==> flow/design.v <==
`timescale 1ns / 1ns
module complex_multiplier
    #(parameter integer     OPERAND_WIDTH_A = 16,  
      parameter integer     OPERAND_WIDTH_B = 16,  
      parameter integer     OPERAND_WIDTH_OUT = 32,   
      parameter integer     STAGES = 6,   
      parameter             BLOCKING = 0,
      parameter             ROUND_MODE = 0,
      parameter integer     GROWTH_BITS = 0,   
      parameter             BYTE_ALIGNED = 1,
      localparam            EFF_PORT_WIDTH_A = BYTE_ALIGNED ? ((OPERAND_WIDTH_A*2+15)/16)*16 : OPERAND_WIDTH_A * 2,
      localparam            EFF_PORT_WIDTH_B = BYTE_ALIGNED ? ((OPERAND_WIDTH_B*2+15)/16)*16 : OPERAND_WIDTH_B * 2,
      localparam            EFF_PORT_WIDTH_OUT = BYTE_ALIGNED ? ((OPERAND_WIDTH_OUT*2+15)/16)*16 : OPERAND_WIDTH_OUT * 2
    )
    (   
        input                                           aclk,
        input                                           aresetn,
		input                                           rounding_cy,
        input               [EFF_PORT_WIDTH_A - 1 : 0]    s_axis_a_tdata,
        output reg                                      s_axis_a_tready,
        input                                           s_axis_a_tvalid,
        input               [EFF_PORT_WIDTH_B - 1 : 0]    s_axis_b_tdata,
        output reg                                      s_axis_b_tready,
        input                                           s_axis_b_tvalid,
        output reg  		[EFF_PORT_WIDTH_OUT - 1 : 0]  m_axis_dout_tdata,
        output reg                                      m_axis_dout_tvalid,
        input                                           m_axis_dout_tready
        );
    localparam INPUT_WIDTH_A = OPERAND_WIDTH_A * 2;
    localparam INPUT_WIDTH_B = OPERAND_WIDTH_B * 2;
    localparam OUTPUT_WIDTH  = OPERAND_WIDTH_OUT * 2;
    localparam TRUNC_BITS = (INPUT_WIDTH_A + INPUT_WIDTH_B - OUTPUT_WIDTH)/2 + 1 + GROWTH_BITS;
    localparam OUTPUT_PADDING = EFF_PORT_WIDTH_OUT - OUTPUT_WIDTH;
    localparam CALCULATION_STAGES = 6;    
    reg        [STAGES : 0]                     tvalid;
    reg        [EFF_PORT_WIDTH_OUT-1:0]         tdata [STAGES-2:0];
    wire signed [OPERAND_WIDTH_A-1:0] a_r = s_axis_a_tdata[OPERAND_WIDTH_A - 1 : 0];
    wire signed [OPERAND_WIDTH_A-1:0] a_i = s_axis_a_tdata[EFF_PORT_WIDTH_A / 2 + OPERAND_WIDTH_A - 1 : EFF_PORT_WIDTH_A / 2];
    wire signed [OPERAND_WIDTH_B-1:0] b_r = s_axis_b_tdata[OPERAND_WIDTH_B - 1 : 0];
    wire signed [OPERAND_WIDTH_B-1:0] b_i = s_axis_b_tdata[EFF_PORT_WIDTH_B / 2 + OPERAND_WIDTH_B - 1 : EFF_PORT_WIDTH_B / 2];
    reg signed [OPERAND_WIDTH_A + OPERAND_WIDTH_B : 0] mult_r, mult_i, mult_0, common, common_r1, common_r2, p_r_int, p_i_int;
    reg signed [OPERAND_WIDTH_A - 1 : 0] a_r_d, a_i_d, a_r_dd, a_i_dd, a_r_ddd, a_i_ddd, a_r_dddd, a_i_dddd;
    reg signed [OPERAND_WIDTH_B - 1 : 0] b_r_d, b_i_d, b_r_dd, b_i_dd, b_r_ddd, b_i_ddd;
    reg                          a_valid_d, b_valid_d;
    reg signed [OPERAND_WIDTH_A : 0] a_dd_common;
    reg signed [OPERAND_WIDTH_B : 0] a_dd_r, a_dd_i;
    reg        [STAGES - 1 : 0]  rounding_cy_buf ;
    wire signed [OPERAND_WIDTH_OUT - 1 : 0] result_r;
    wire signed [OPERAND_WIDTH_OUT - 1 : 0] result_i;
    wire signed [OPERAND_WIDTH_A + OPERAND_WIDTH_B + 1 - 1 : 0] temp1, temp2;
    localparam rounding_cy_buf_index = CALCULATION_STAGES - 1;
    wire signed [OPERAND_WIDTH_A + OPERAND_WIDTH_B + 1 - 1 : 0] rounding_cy_extended = {{(OPERAND_WIDTH_A + OPERAND_WIDTH_B){1'b0}}, rounding_cy_buf[rounding_cy_buf_index]};
	if (ROUND_MODE == 0 || TRUNC_BITS == 0) begin
        assign temp1 = p_r_int >>> TRUNC_BITS;
        assign temp2 = p_i_int >>> TRUNC_BITS;
		assign result_r = temp1[OPERAND_WIDTH_OUT - 1 : 0];
		assign result_i = temp2[OPERAND_WIDTH_OUT - 1 : 0];    
	end
	else begin
        wire signed [OPERAND_WIDTH_A + OPERAND_WIDTH_B + 1 - 1 : 0] point5_correction = {{(OPERAND_WIDTH_A + OPERAND_WIDTH_B + 1 - TRUNC_BITS){1'b0}}, 1'b0, {(TRUNC_BITS-1){1'b1}}} + rounding_cy_extended;
        assign temp1 = (p_r_int + point5_correction) >>> TRUNC_BITS;
        assign temp2 = (p_i_int + point5_correction) >>> TRUNC_BITS;
		assign result_r = temp1[OPERAND_WIDTH_OUT-1:0];
		assign result_i = temp2[OPERAND_WIDTH_OUT-1:0];    
	end
    integer i;
    always @(posedge aclk) begin
        if (!aresetn) begin
            tvalid <= 0;
            a_valid_d <= 0;
            b_valid_d <= 0;
            m_axis_dout_tvalid <= 0;
        end
        else begin
            a_valid_d <= s_axis_a_tvalid;
            b_valid_d <= s_axis_b_tvalid;
            a_r_d <= a_r;
            a_i_d <= a_i;
            b_r_d <= b_r;
            b_i_d <= b_i;
            if (ROUND_MODE == 1)
                rounding_cy_buf[0] <= rounding_cy;
            else if (ROUND_MODE == 2)   
                rounding_cy_buf[0] <= ~rounding_cy_buf[0];
            if (BLOCKING == 1 && m_axis_dout_tready == 0 && m_axis_dout_tvalid == 1) begin 
                m_axis_dout_tvalid <= 0;
                m_axis_dout_tdata <= {(OUTPUT_WIDTH){1'b0}};
                s_axis_a_tready <= 0;
                s_axis_b_tready <= 0;
            end
            else begin
                s_axis_a_tready <= 1;
                s_axis_b_tready <= 1;
                a_dd_common <= a_r_d - a_i_d;
                a_r_dd <= a_r_d;
                a_i_dd <= a_i_d;
                b_r_dd <= b_r_d;
                b_i_dd <= b_i_d;
                a_r_ddd <= a_r_dd;
                a_i_ddd <= a_i_dd;
                b_r_ddd <= b_r_dd;
                b_i_ddd <= b_i_dd;
                mult_0 <= a_dd_common * b_i_dd;
                a_r_dddd <= a_r_ddd;
                a_i_dddd <= a_i_ddd;
                a_dd_r <= b_r_ddd - b_i_ddd;
                a_dd_i <= b_r_ddd + b_i_ddd;
                common <= mult_0;
                mult_r <= a_dd_r * a_r_dddd;
                mult_i <= a_dd_i * a_i_dddd;
                common_r1 <= common;
                common_r2 <= common;
                p_r_int <= mult_r + common_r1;
                p_i_int <= mult_i + common_r2;
                for (i = 1; i<STAGES; i = i + 1) begin
                    rounding_cy_buf[i] <= rounding_cy_buf[i-1];
                end
                tvalid[0] <= a_valid_d & b_valid_d;
                for (i = 1; i<(STAGES); i = i+1) begin
                    tvalid[i] <= tvalid[i-1];
                end
                m_axis_dout_tvalid <= tvalid[STAGES-2];
                if (STAGES > CALCULATION_STAGES) begin
                    tdata[0] <= {{(OUTPUT_PADDING/2){result_i[OPERAND_WIDTH_OUT - 1]}}, result_i,
                        {(OUTPUT_PADDING/2){result_r[OPERAND_WIDTH_OUT - 1]}}, result_r};
                    for (i = 1; i<(STAGES-CALCULATION_STAGES); i = i+1) begin
                        tdata[i] <= tdata[i-1];
                    end
                    m_axis_dout_tdata <= tdata[STAGES - CALCULATION_STAGES - 1];
                end
                else begin
                     m_axis_dout_tdata <= {{(OUTPUT_PADDING/2){result_i[OPERAND_WIDTH_OUT - 1]}}, result_i,
                         {(OUTPUT_PADDING/2){result_r[OPERAND_WIDTH_OUT - 1]}}, result_r};
                end
            end
        end
    end
endmodule
# Tool chain data of complex_multiplier
# What the tools print for complex_multiplier, step after step.
# Line numbers count from 1 in the design file above.
# A cell with - has no value.
[design]
top = "complex_multiplier"
clock = "aclk"
lib = "sky130hd"
corner = "tt_025C_1v80"

# Word-level counts
# Source: Yosys, flattened and elaborated, memories not mapped. Widths are those after wreduce; folded enables and synchronous resets count as part of the registers. Registers that Yosys merges into a memory's read port (data or address) are not register bits. Print and check cells do not count. Equal cells are merged and count once.
[op_classes]
bitwise = 1
mul = 3
n_addsub = 5
[ops]
columns = ["op", "n"]
rows = [
  ["17-bit by 16-bit multiplier with 33-bit output", 3],
  ["33-bit adder", 2],
  ["16-bit by 16-bit subtractor with 17-bit output", 2],
  ["16-bit by 16-bit adder with 17-bit output", 1],
  ["1-bit bitwise AND", 1],
]
[bits]
ff_bits = 578

# Logic depth
# Yosys ltp: most cells in a row. Word level: on the elaborated netlist, between registers, memories and ports. Mapped: between sequential cells and ports; inverters and the memories' decode and read muxes count.
[depth]
ltp_word = 1
abc_area = 0
depth_mapped = 25
depth_no_buf = 24

# Netlist
# The flow's flattened synthesis, as Yosys stat reports it; memories are mapped. The netlist is that of the ABC_AREA named above (0 if unset); the other value can give another one.
[by_type]
columns = ["type", "n", "type_area_um2"]
rows = [
  ["sky130_fd_sc_hd__edfxtp_1", 567, 1.7E+04],
  ["sky130_fd_sc_hd__fa_1", 833, 1.67E+04],
  ["sky130_fd_sc_hd__ha_1", 362, 4.53E+03],
  ["sky130_fd_sc_hd__inv_1", 988, 3.71E+03],
  ["sky130_fd_sc_hd__and2_1", 406, 2.54E+03],
  ["sky130_fd_sc_hd__nand2_1", 432, 1.62E+03],
  ["sky130_fd_sc_hd__xnor2_1", 151, 1.32E+03],
  ["sky130_fd_sc_hd__a21oi_1", 137, 685.658],
  ["sky130_fd_sc_hd__nor2_1", 168, 630.605],
  ["sky130_fd_sc_hd__a21o_1", 70, 525.504],
  ["sky130_fd_sc_hd__clkbuf_1", 125, 469.2],
  ["sky130_fd_sc_hd__o21ai_0", 80, 400.384],
  ["sky130_fd_sc_hd__xor2_1", 45, 394.128],
  ["sky130_fd_sc_hd__o21a_1", 32, 240.23],
  ["sky130_fd_sc_hd__o21bai_1", 27, 202.694],
  ["sky130_fd_sc_hd__nand3_1", 37, 185.178],
  ["sky130_fd_sc_hd__nand2b_1", 29, 181.424],
  ["sky130_fd_sc_hd__nor2b_1", 26, 162.656],
]
# Other cell types: 53; their cells: 239.
[synth_totals]
buf_cells = 131
yosys_area_um2 = 53356.2
flip_flops = 575
stdcells = 4754
sequential_area_um2 = 17186.5

# Worst setup path after synthesis
# OpenSTA on the mapped netlist: ideal clock, no wires. The path of least setup slack (recovery checks aside). Input and output delay are each 20% of the period. Register names are those of the netlist, which keeps one name where synthesis merged equal registers.
[synth_timing]
kind = "register to register"
startpoint = "register b_i_dd[1]"
endpoint = "register mult_0[32]"
clock_period_ns = 8.0
path_delay_ns = 6.306
n_path_buf = 1
required_ns = 7.740
arrival_time_ns = 6.046
setup_time_ns = 0.260
path_slack_ns = 1.694
path_stages = 22
synth_period_reached_ns = 6.306
# "path_delay_ns" = arrival - input delay + setup time.
# "path_stages" counts driving pins, that of a launching flip-flop among them; a cell with two outputs on the path counts twice.
# "synth_period_reached_ns" = period - worst setup slack (recovery checks aside). The figure is calculated, with input and output delays left at 20% of the set period.
# Between the ends stands the longest chain of elaborated cells between them, by number of cells; it is not shown to be the way that was timed. Of several equally long chains one is given.
# A line is the first line of the expression or statement that the cell stems from. Yosys adds cells for indexed reads and writes and turns some case tables into memories.
[synth_between]
cell_sequence = "sky130_fd_sc_hd__edfxtp_1 -> sky130_fd_sc_hd__clkbuf_1 -> sky130_fd_sc_hd__nand2_1 -> sky130_fd_sc_hd__inv_1 -> sky130_fd_sc_hd__fa_1 -> sky130_fd_sc_hd__fa_1 -> sky130_fd_sc_hd__fa_1 -> sky130_fd_sc_hd__fa_1 -> sky130_fd_sc_hd__fa_1 -> sky130_fd_sc_hd__inv_1 -> sky130_fd_sc_hd__fa_1 -> sky130_fd_sc_hd__inv_1 -> sky130_fd_sc_hd__ha_1 -> sky130_fd_sc_hd__nand2_1 -> sky130_fd_sc_hd__or2_2 -> sky130_fd_sc_hd__nor3_1 -> sky130_fd_sc_hd__a21oi_1 -> sky130_fd_sc_hd__o31ai_1 -> sky130_fd_sc_hd__o41ai_1 -> sky130_fd_sc_hd__o21bai_1 -> sky130_fd_sc_hd__a21oi_1 -> sky130_fd_sc_hd__xnor2_1"
elab_chain_len = 1
cells_between = 1
cone_classes = "mul (1)"
[synth_rtl]
columns = ["item", "line", "text"]
rows = [
  ["start: declaration", 43, "reg signed [OPERAND_WIDTH_B - 1 : 0] b_r_d, b_i_d, b_r_dd, b_i_dd, b_r_ddd, b_i_ddd;"],
  ["start: assignment", 98, "b_i_dd <= b_i_d;"],
  ["17-bit by 16-bit multiplier with 33-bit output", 103, "mult_0 <= a_dd_common * b_i_dd;"],
  ["end: assignment", 103, ""],
  ["end: declaration", 41, "reg signed [OPERAND_WIDTH_A + OPERAND_WIDTH_B : 0] mult_r, mult_i, mult_0, common, common_r1, common_r2, p_r_i ..."],
]

# Worst path after layout
# Path of least setup slack in the final report of entry A (OpenROAD, finished layout, wires in). Where an end is a register, its clock arrival counts in the times.
[layout_timing]
kind = "register to register"
startpoint = "register a_r_dddd[6]"
endpoint = "register mult_r[22]"
required_ns = 8.59
path_stages = 20
clock_period_ns = 8.21
n_path_buf = 0
setup_time_ns = 0.27
arrival_time_ns = 7.09
path_slack_ns = 1.49
# Between the ends stands the longest chain of elaborated cells between them, by number of cells; it is not shown to be the way that was timed. Of several equally long chains one is given.
[layout_between]
cell_sequence = "sky130_fd_sc_hd__edfxtp_1 -> sky130_fd_sc_hd__and2_1 -> sky130_fd_sc_hd__fa_1 -> sky130_fd_sc_hd__inv_1 -> sky130_fd_sc_hd__fa_1 -> sky130_fd_sc_hd__fa_1 -> sky130_fd_sc_hd__inv_1 -> sky130_fd_sc_hd__fa_1 -> sky130_fd_sc_hd__fa_1 -> sky130_fd_sc_hd__inv_1 -> sky130_fd_sc_hd__fa_1 -> sky130_fd_sc_hd__inv_1 -> sky130_fd_sc_hd__ha_1 -> sky130_fd_sc_hd__nand3_1 -> sky130_fd_sc_hd__a21oi_1 -> sky130_fd_sc_hd__o31ai_1 -> sky130_fd_sc_hd__a31oi_1 -> sky130_fd_sc_hd__nor2_1 -> sky130_fd_sc_hd__o21ai_0 -> sky130_fd_sc_hd__xor2_1"
elab_chain_len = 1
cells_between = 1
cone_classes = "mul (1)"
[layout_rtl]
columns = ["item", "line", "text"]
rows = [
  ["start: declaration", 42, "reg signed [OPERAND_WIDTH_A - 1 : 0] a_r_d, a_i_d, a_r_dd, a_i_dd, a_r_ddd, a_i_ddd, a_r_dddd, a_i_dddd;"],
  ["start: assignment", 104, "a_r_dddd <= a_r_ddd;"],
  ["17-bit by 16-bit multiplier with 33-bit output", 109, "mult_r <= a_dd_r * a_r_dddd;"],
  ["end: assignment", 109, ""],
  ["end: declaration", 41, "reg signed [OPERAND_WIDTH_A + OPERAND_WIDTH_B : 0] mult_r, mult_i, mult_0, common, common_r1, common_r2, p_r_i ..."],
]

# complex_multiplier through Yosys and OpenROAD on sky130hd: 7 stored runs, unordered, with their settings and measured results. The constraints put input and output delay at 20% of the set period each and load the outputs with 0.01 pF.
# "achieved_clock_period_ns": clock period set for the run, less the worst setup slack. It is reckoned from that one timing run; input and output delays stay at 20% of the period that was set.
# "worst_path_allowed_less_slack_ns" means the part of the period allowed to the worst setup path (the constraints hold back 20% at inputs and 20% at outputs) less its slack; where the path has registers, the arrival times of their clocks count too.

[[run]]
name = "entry A"
[run.settings]
ABC_AREA = 0
CELL_PAD_IN_SITES_GLOBAL_PLACEMENT = 2
CORE_ASPECT_RATIO = 0.7
CORE_MARGIN = 3
CORE_UTILIZATION = 52
CTS_CLUSTER_DIAMETER = 100
CTS_CLUSTER_SIZE = 25
GPL_ROUTABILITY_DRIVEN = 1
PLACE_DENSITY_LB_ADDON = 0.03
SETUP_SLACK_MARGIN = 1.27
SLEW_MARGIN = 40
TNS_END_PERCENT = 15
period_ns = 8.21
CAP_MARGIN = 20
[run.results]
final_stdcell_area_um2 = 58329.7
worstSetupSlack_ns = 1.494
yosys.chip_area_um2 = 53356.2
design.die.area_um2 = 106550.0
worst_path_allowed_less_slack_ns = 6.72
path_kind = "register to register"
achieved_clock_period_ns = 6.716
fin_tns_ns = 0.000

[[run]]
name = "entry B"
[run.settings]
ABC_AREA = 1
CELL_PAD_IN_SITES_GLOBAL_PLACEMENT = 3
CORE_ASPECT_RATIO = 0.7
CORE_UTILIZATION = 32
CTS_CLUSTER_DIAMETER = 100
CTS_CLUSTER_SIZE = 25
GPL_ROUTABILITY_DRIVEN = 1
PLACE_DENSITY_LB_ADDON = 0.03
SETUP_SLACK_MARGIN = 1.27
SLEW_MARGIN = 40
period_ns = 8.21
CAP_MARGIN = 20
CORE_MARGIN = 2
[run.results]
final_stdcell_area_um2 = 64475.6
worstSetupSlack_ns = 1.880
yosys.chip_area_um2 = 58523.6
design.die.area_um2 = 186378.0
worst_path_allowed_less_slack_ns = 6.33
path_kind = "register to register"
achieved_clock_period_ns = 6.330
fin_tns_ns = 0.000

[[run]]
name = "entry C"
[run.settings]
CAP_MARGIN = 35
CELL_PAD_IN_SITES_GLOBAL_PLACEMENT = 3
CORE_ASPECT_RATIO = 1.44
CORE_UTILIZATION = 54
CTS_CLUSTER_DIAMETER = 243
CTS_CLUSTER_SIZE = 94
GPL_ROUTABILITY_DRIVEN = 1
MAX_ROUTING_LAYER = "met5"
PLACE_DENSITY_LB_ADDON = 0.02
SETUP_SLACK_MARGIN = 0.81
TNS_END_PERCENT = 50
period_ns = 4.57
CORE_MARGIN = 2
SLEW_MARGIN = 20
[run.results]
outcome = "stopped before the end: placement reported FLW-0024"

[[run]]
name = "entry D"
[run.settings]
CORE_ASPECT_RATIO = 0.7
CORE_UTILIZATION = 24
CTS_CLUSTER_DIAMETER = 253
CTS_CLUSTER_SIZE = 25
PLACE_DENSITY_LB_ADDON = 0.09
period_ns = 8.21
CAP_MARGIN = 20
CORE_MARGIN = 2
SLEW_MARGIN = 20
[run.results]
final_stdcell_area_um2 = 58960.3
worstSetupSlack_ns = 0.839
yosys.chip_area_um2 = 53356.2
design.die.area_um2 = 226165.0
worst_path_allowed_less_slack_ns = 7.37
path_kind = "register to register"
achieved_clock_period_ns = 7.371
fin_tns_ns = 0.000

[[run]]
name = "entry E"
[run.settings]
CAP_MARGIN = 20
CORE_ASPECT_RATIO = 1.95
CORE_MARGIN = 7
CORE_UTILIZATION = 54
CTS_CLUSTER_DIAMETER = 163
CTS_CLUSTER_SIZE = 46
GPL_ROUTABILITY_DRIVEN = 1
MIN_ROUTING_LAYER = "met2"
PLACE_DENSITY_LB_ADDON = 0.17
SETUP_SLACK_MARGIN = -0.56
SLEW_MARGIN = 0
period_ns = 12.2
[run.results]
final_stdcell_area_um2 = 56564.2
worstSetupSlack_ns = 4.567
yosys.chip_area_um2 = 53356.2
design.die.area_um2 = 108299.0
worst_path_allowed_less_slack_ns = 7.63
path_kind = "register to register"
achieved_clock_period_ns = 7.633
fin_tns_ns = 0.000

[[run]]
name = "entry F"
[run.settings]
CORE_UTILIZATION = 40
period_ns = 8.0
CAP_MARGIN = 20
CORE_MARGIN = 2
SLEW_MARGIN = 20
[run.results]
final_stdcell_area_um2 = 58915.3
worstSetupSlack_ns = 0.854
yosys.chip_area_um2 = 53356.2
design.die.area_um2 = 136327.0
worst_path_allowed_less_slack_ns = 7.15
path_kind = "register to register"
achieved_clock_period_ns = 7.146
fin_tns_ns = 0.000

[[run]]
name = "entry G"
[run.settings]
CAP_MARGIN = 25
CORE_UTILIZATION = 19
GPL_ROUTABILITY_DRIVEN = 1
GPL_TIMING_DRIVEN = 1
HOLD_SLACK_MARGIN = 0.14
MAX_ROUTING_LAYER = "met5"
PLACE_DENSITY_LB_ADDON = 0.3
SETUP_SLACK_MARGIN = -0.43
SLEW_MARGIN = 10
period_ns = 12.7
CORE_MARGIN = 2
[run.results]
final_stdcell_area_um2 = 61555.3
worstSetupSlack_ns = 5.426
yosys.chip_area_um2 = 53356.2
design.die.area_um2 = 285076.0
worst_path_allowed_less_slack_ns = 7.27
path_kind = "register to register"
achieved_clock_period_ns = 7.274
fin_tns_ns = 0.000
